==> flow/design.v <==
module uart_rx#(
	parameter CLK_FRE 	= 50,
	parameter UART_RATE = 115200
	) (
	input 				clk,    
	input 				rst_n,
	output 	 			recv_en,	
	output reg 	[ 7:0] 	recv_data,	
	input 				rx_pin 
);
parameter  RATE_CNT = (CLK_FRE * 1000_000 / UART_RATE) - 1;
reg [10:0] clk_cnt;
localparam WAIT = 2'd0, START = 2'd1, RECV = 2'd2, STOP = 2'd3;
reg [1:0] state;
assign recv_en = clk_cnt == RATE_CNT * 3 / 2;
reg [ 7:0] recv_data_r;
reg [ 2:0] recv_cnt;
always@(posedge clk)
	if(!rst_n)begin
		state 		<= WAIT;
		clk_cnt 	<= 0;
		recv_data 	<= 0;
	end
	else
	case(state)
		WAIT:
			if(!rx_pin)begin 
				recv_cnt <= 'd0;
				state <= START;
			end
		START:begin 
			if(clk_cnt == RATE_CNT / 2)begin 
				clk_cnt <= 0;
				state <= RECV;
			end
			else
				clk_cnt <= clk_cnt + 1;
		end
		RECV:begin 
			if(clk_cnt == RATE_CNT)begin 
				clk_cnt <= 0;
				recv_data_r[recv_cnt] <= rx_pin;
				recv_cnt <= recv_cnt + 1;
				state <= (recv_cnt == 7 )?STOP : RECV ;
			end
			else
				clk_cnt <= clk_cnt + 1;
		end
		STOP:begin 
			recv_data <= recv_data_r;
			if(clk_cnt == RATE_CNT * 3 / 2)begin 
				clk_cnt <= 0;
				state <= WAIT;
			end
			else 
				clk_cnt <= clk_cnt + 1;
		end
	endcase
endmodule
module uart_tx#(
	parameter CLK_FRE 	= 50,
	parameter UART_RATE = 115200
	) (
	input 				clk,    
	input 				rst_n,
	input 				send_en ,	
	output 	 			send_busy ,	
	input 		[ 7:0] 	send_data ,	
	output reg 			tx_pin
);
parameter  RATE_CNT = (CLK_FRE * 1000_000 / UART_RATE) - 1;
reg [10:0] clk_cnt;
localparam WAIT = 2'd0, START = 2'd1, SEND = 2'd2, STOP = 2'd3;
reg [1:0] state;
assign send_busy = state != WAIT;
reg [ 7:0] send_data_r;
reg [ 2:0] send_cnt;
always@(posedge clk)
	if(!rst_n)begin
		state 	<= WAIT;
		clk_cnt <= 0;
		tx_pin 	<= 1;
	end
	else
	case(state)
		WAIT:
			if(send_en)begin 
				send_data_r <= send_data;
				send_cnt <= 'd0;
				state <= START;
			end
		START:begin 
			tx_pin <= 0;
			if(clk_cnt == RATE_CNT)begin 
				clk_cnt <= 0;
				state <= SEND;
			end
			else
				clk_cnt <= clk_cnt + 1;
		end
		SEND:begin 
			tx_pin <= send_data_r[send_cnt];
			if(clk_cnt == RATE_CNT)begin 
				clk_cnt <= 0;
				send_cnt <= send_cnt + 1;
				state <= (send_cnt == 7 )?STOP : SEND ;
			end
			else
				clk_cnt <= clk_cnt + 1;
		end
		STOP:begin 
			tx_pin <= 1;
			if(clk_cnt == RATE_CNT)begin 
				clk_cnt <= 0;
				state <= WAIT;
			end
			else
				clk_cnt <= clk_cnt + 1;
		end
	endcase
endmodule
module uart_top (
	input 		clk,    
	input 		rst_n,
	input 		uart_rx,
	output		uart_tx
);
parameter CLK_FRE 		= 50;
parameter UART_RATE 	= 115200;
localparam SEND = 2'd0, WAIT = 2'd1;
reg [1:0] state;
reg  [31:0] wait_cnt;
reg  [ 7:0] send_cnt;
reg  [ 7:0] send_data;
reg  	    send_en;
wire [ 7:0] recv_data;
wire 		recv_en;
wire 		send_busy;
parameter 	ENG_NUM  = 9; 
parameter 	CHE_NUM  = 2; 
parameter 	DATA_NUM = CHE_NUM * 3 + ENG_NUM;  
wire [ DATA_NUM * 8 - 1:0] char_data = {8'hE4,8'hBD,8'hA0,8'hE5,8'hA5,8'hBD,"  World","\r\n"};
wire [ 7:0] char_byte = (send_cnt < DATA_NUM) ? char_data[ (DATA_NUM - 1 - send_cnt) * 8 +: 8] : 8'h00;
always@(posedge clk)
	if(!rst_n)begin
		state 		<= SEND;
		wait_cnt 	<= 0;
		send_cnt 	<= 0;
		send_en 	<= 'b0;
	end
	else
	case(state)
		SEND:begin  
			if(send_cnt == DATA_NUM + 1)begin 
				send_en 	<= 'b0;
				send_cnt 	<=  0;
				state 		<= WAIT;
			end
			else if(!send_busy)begin
				send_en 	<= 'b1;
				send_data 	<= char_byte;
				send_cnt 	<= send_cnt + 1;
			end
		end
		WAIT: 
			if(wait_cnt == CLK_FRE * 1000_000)begin 
				wait_cnt <= 0;
				state <= SEND;
			end
			else begin
				send_en <= recv_en;
				send_data <= recv_data;
				wait_cnt <= wait_cnt + 1;
			end
	endcase
uart_tx #(
	.CLK_FRE 	(CLK_FRE 	),
	.UART_RATE 	(UART_RATE 	)
	)uart_tx_m0(
	.clk 		(clk 		),
	.rst_n 		(rst_n 		),
	.send_en 	(send_en 	),
	.send_busy 	(send_busy 	),
	.send_data 	(send_data 	),
	.tx_pin 	(uart_tx 	)
	);
uart_rx #(
	.CLK_FRE 	(CLK_FRE 	),
	.UART_RATE 	(UART_RATE 	)
	)uart_rx_m0(
	.clk 		(clk 		),
	.rst_n 		(rst_n 		),
	.recv_en 	(recv_en 	),
	.recv_data 	(recv_data 	),
	.rx_pin 	(uart_rx 	)
	);
endmodule
# [Step by step through the tools: uart_top]
# Tool output for the design above, in the order of the flow.
# Line numbers count from 1 in the design file above.
# Operators: Yosys type, input widths -> output width; for muxes data width and select width s.
# Not given: n/a
[inputs] top="uart_top" clk_port="clk" cell_library="sky130hd" pvt_corner="tt_025C_1v80"

# [After elaboration]
# Counts by Yosys on the flattened word-level netlist (proc, flatten, opt, wreduce; memories kept). Register bits leave out memories and registers merged into their read ports (data or address). Print and check cells are left out.
[classes] add_sub_neg=8 n_mul=0 n_div=0 compare=1 equal=30 shift=4 muxes=42 logic=4 reduce_logical=23
[ops] operator="$shiftx 120x12->8 const A" count=1
[ops] operator="$mux 8" count=8
[ops] operator="$mux 11" count=5
[ops] operator="$pmux 11 s3" count=1
[ops] operator="$add 32x1->32 const B" count=1
[ops] operator="$eq 32x26->1 const B" count=1
[ops] operator="$mux 32" count=1
[ops] operator="$add 11x1->11 const B" count=2
[ops] operator="$eq 11x9->1 const B" count=2
[ops] operator="$mux 2" count=10
[ops] operator="$ne 2x2->1 const B" count=8
[ops] operator="$pmux 8 s2" count=1
[ops] operator="$pmux 2 s4" count=2
[ops] operator="$reduce_and 5->1" count=3
[ops] operator="$ne 2x1->1 const B" count=6
[ops] operator="$reduce_and 3->1" count=4
[ops] operator="$pmux 3 s2" count=2
[ops] operator="$mux 3" count=4
[ops] operator="$eq 11x10->1 const B" count=1
[ops] operator="$eq 11x8->1 const B" count=1
[ops] operator="$sub 4x8->9 const A" count=1
[ops] operator="$shift 1x4->8" count=1
[ops] operator="$shift 1x4->8 const A" count=1
[ops] operator="$eq 2x2->1 const B" count=4
[ops] operator="$reduce_bool 2->1" count=4
[ops] operator="$reduce_and 4->1" count=2
[ops] operator="$reduce_bool 4->1" count=2
[ops] operator="$add 8x1->8 const B" count=1
# Other operator kinds: 20; their cells: 32.
[bits] register_bits=108 latch_bits=0 ramBits=0 rom_bits=0 clocked_rd_ports_x_width=0 mem_count=0 in_bits=3 out_inout_bits=1 word_cells=127

# [Longest topological paths]
# Longest topological path by Yosys (ltp), each cell counted once; first at word level (registers and memories cut), then after technology mapping (sequential cells cut; the memories' decode and read muxes count).
[logic_depth] ltp_word=7 ABC_AREA=1 depth_mapped=12 mapped_depth_nobuf=11

# [Mapped cells and area]
# Source: synth_stat.txt of the flow (Yosys; design flattened, memories mapped). It holds for the ABC_AREA given above (unset counts as 0); a run with the other value may have another netlist.
# The area totals of this step are shown rounded.
[types] type="sky130_fd_sc_hd__dfxtp_1" count=80 type_area_um2=1.6E+03
[types] type="sky130_fd_sc_hd__edfxtp_1" count=30 type_area_um2=900.864
[types] type="sky130_fd_sc_hd__nand2_1" count=146 type_area_um2=548.026
[types] type="sky130_fd_sc_hd__nor2_1" count=117 type_area_um2=439.171
[types] type="sky130_fd_sc_hd__inv_1" count=86 type_area_um2=322.81
[types] type="sky130_fd_sc_hd__ha_1" count=22 type_area_um2=275.264
[types] type="sky130_fd_sc_hd__nand3_1" count=49 type_area_um2=245.235
[types] type="sky130_fd_sc_hd__o21ai_0" count=43 type_area_um2=215.206
[types] type="sky130_fd_sc_hd__xor2_1" count=21 type_area_um2=183.926
[types] type="sky130_fd_sc_hd__a21oi_1" count=24 type_area_um2=120.115
[types] type="sky130_fd_sc_hd__nand4_1" count=16 type_area_um2=100.096
[types] type="sky130_fd_sc_hd__nor2_2" count=16 type_area_um2=100.096
[types] type="sky130_fd_sc_hd__nor3_1" count=20 type_area_um2=100.096
[types] type="sky130_fd_sc_hd__nor3_2" count=9 type_area_um2=90.086
[types] type="sky130_fd_sc_hd__nand2_2" count=9 type_area_um2=56.304
[types] type="sky130_fd_sc_hd__xnor2_1" count=6 type_area_um2=52.55
[types] type="sky130_fd_sc_hd__nand4_2" count=4 type_area_um2=50.048
[types] type="sky130_fd_sc_hd__nor2_4" count=4 type_area_um2=45.043
# Other cell types: 32; their cells: 72.
[synth_totals] stdcells=774 mapped_area_um2=5970 seqArea_um2=2500 ff_cells=110

# [Timing after synthesis]
# Path of least setup slack by OpenSTA after synthesis, without wires, with an ideal clock, recovery checks aside; 20% of the period is set as input and as output delay. Where synthesis merged equal registers, the netlist keeps one of their names.
[synth_path] path_kind="input port to flip-flop" from="input rst_n" to="register uart_rx_m0.recv_data_r[0]" tclk_ns=20.0 input_delay_ns=4.000 setup_ns=0.383 t_arrival_ns=4.922 t_required_ns=19.617 slack_ns=14.695 path_delay_ns=1.305 stages=3 path_buffers=1 period_less_setup_slack_ns=5.305
# "path_delay_ns" is the arrival time less input delay plus setup time.
# "stages": output pins that drive a net of the path, with the launching flip-flop's if there is one; two outputs of one cell count as two.
# "period_less_setup_slack_ns" is the clock period less the worst setup slack; recovery checks do not enter. This is arithmetic on one report: input and output delays are still those of the set period (20% each).
# The rows between start and end are the longest chain of elaborated cells between them; the timing report does not say that the signal goes this way. Where chains are equally long, one stands for them.
# A line is the first line of the expression or statement that the cell stems from. Yosys adds cells for indexed reads and writes and turns some case tables into memories.
[synth_between] cell_sequence="sky130_fd_sc_hd__inv_1 -> sky130_fd_sc_hd__clkbuf_1 -> sky130_fd_sc_hd__nor3_1" elab_chain_cells=1 cells_between=1 cone_lines=0 cone_classes="1 x reduce/logical"
[synth_rtl] element="start, declared" line=124 text="input rst_n,"
[synth_rtl] element="$reduce_and 3->1"
[synth_rtl] element="end, assigned" line=42 text="recv_data_r[recv_cnt] <= rx_pin;"
[synth_rtl] element="end, declared" line=16 text="reg [ 7:0] recv_data_r;"

# [Path in the finished layout]
# From the final timing report of flow run A: the path of least setup slack in the routed layout; clock arrival at registers is part of the times.
[layout_path] path_kind="input port to flip-flop" from="input rst_n" to="register uart_rx_m0.recv_cnt[1]" tclk_ns=3.2 input_delay_ns=0.64 setup_ns=0.35 t_arrival_ns=2.05 t_required_ns=3.20 slack_ns=1.15 stages=3 path_buffers=1
# The rows between start and end are the longest chain of elaborated cells between them; the timing report does not say that the signal goes this way. Where chains are equally long, one stands for them.
[layout_between] cell_sequence="sky130_fd_sc_hd__clkdlybuf4s50_1 -> sky130_fd_sc_hd__o21ai_0 -> sky130_fd_sc_hd__a211oi_1" elab_chain_cells=1 cells_between=1 cone_lines=0 cone_classes="1 x reduce/logical"
[layout_rtl] element="start, declared" line=124 text="input rst_n,"
[layout_rtl] element="$reduce_and 4->1"
[layout_rtl] element="end, assigned" line=28 text="recv_cnt <= 'd0;"
[layout_rtl] element="end, assigned" line=43 text="recv_cnt <= recv_cnt + 1;"
[layout_rtl] element="end, declared" line=17 text="reg [ 2:0] recv_cnt;"

Ticket comment

Measured results for uart_top: 5 stored runs of the Yosys and OpenROAD flow on sky130hd. The settings differ; the order carries no meaning. The constraints put input and output delay at 20% of the set period each and load the outputs with 0.01 pF.
The measured numbers are rounded.
[flow run A] settings: ABC_AREA=1, CORE_UTILIZATION=66, CTS_CLUSTER_SIZE=48, MIN_ROUTING_LAYER=met1, PLACE_DENSITY_LB_ADDON=0.11, SETUP_SLACK_MARGIN=0.34, period_ns=3.2, CAP_MARGIN=20, CORE_MARGIN=2, SLEW_MARGIN=20
[flow run A] result: chip area after synthesis (Yosys) 5970 sq um, die area 9820 sq um, standard-cell area of the final layout 6300 sq um, worst setup slack after layout 1.15 ns, total negative slack 0.000 ns
[flow run B] settings: ABC_AREA=1, CELL_PAD_IN_SITES_DETAIL_PLACEMENT=2, CORE_ASPECT_RATIO=0.66, CORE_UTILIZATION=40, CTS_CLUSTER_DIAMETER=172, GPL_ROUTABILITY_DRIVEN=0, GPL_TIMING_DRIVEN=1, MAX_ROUTING_LAYER=met4, SLEW_MARGIN=0, TNS_END_PERCENT=40, period_ns=3.5, CAP_MARGIN=20, CORE_MARGIN=2
[flow run B] result: chip area after synthesis (Yosys) 5970 sq um, die area 15900 sq um, standard-cell area of the final layout 6540 sq um, worst setup slack after layout 0.962 ns, total negative slack 0.000 ns
[flow run C] settings: ABC_AREA=1, CELL_PAD_IN_SITES_DETAIL_PLACEMENT=2, CORE_ASPECT_RATIO=1.18, CORE_MARGIN=2, CORE_UTILIZATION=34, CTS_CLUSTER_DIAMETER=130, CTS_CLUSTER_SIZE=40, GPL_ROUTABILITY_DRIVEN=1, HOLD_SLACK_MARGIN=0.19, MIN_ROUTING_LAYER=met2, PLACE_DENSITY_LB_ADDON=0.13, SETUP_SLACK_MARGIN=0.82, SLEW_MARGIN=10, TNS_END_PERCENT=60, period_ns=6.52, CAP_MARGIN=20
[flow run C] result: chip area after synthesis (Yosys) 5970 sq um, die area 18600 sq um, standard-cell area of the final layout 6520 sq um, worst setup slack after layout 3.17 ns, total negative slack 0.000 ns
[flow run D] settings: CORE_UTILIZATION=64, period_ns=5.61, CAP_MARGIN=20, CORE_MARGIN=2, SLEW_MARGIN=20
[flow run D] result: chip area after synthesis (Yosys) 5490 sq um, die area 9330 sq um, standard-cell area of the final layout 5750 sq um, worst setup slack after layout 2.56 ns, total negative slack 0.000 ns
[flow run E] settings: CELL_PAD_IN_SITES_DETAIL_PLACEMENT=0, CORE_ASPECT_RATIO=0.57, CORE_MARGIN=2, CORE_UTILIZATION=62, CTS_CLUSTER_DIAMETER=320, CTS_CLUSTER_SIZE=40, SETUP_SLACK_MARGIN=0.27, SLEW_MARGIN=10, TNS_END_PERCENT=80, period_ns=5.91, CAP_MARGIN=20
[flow run E] result: chip area after synthesis (Yosys) 5490 sq um, die area 9650 sq um, standard-cell area of the final layout 5910 sq um, worst setup slack after layout 2.77 ns, total negative slack 0.000 ns
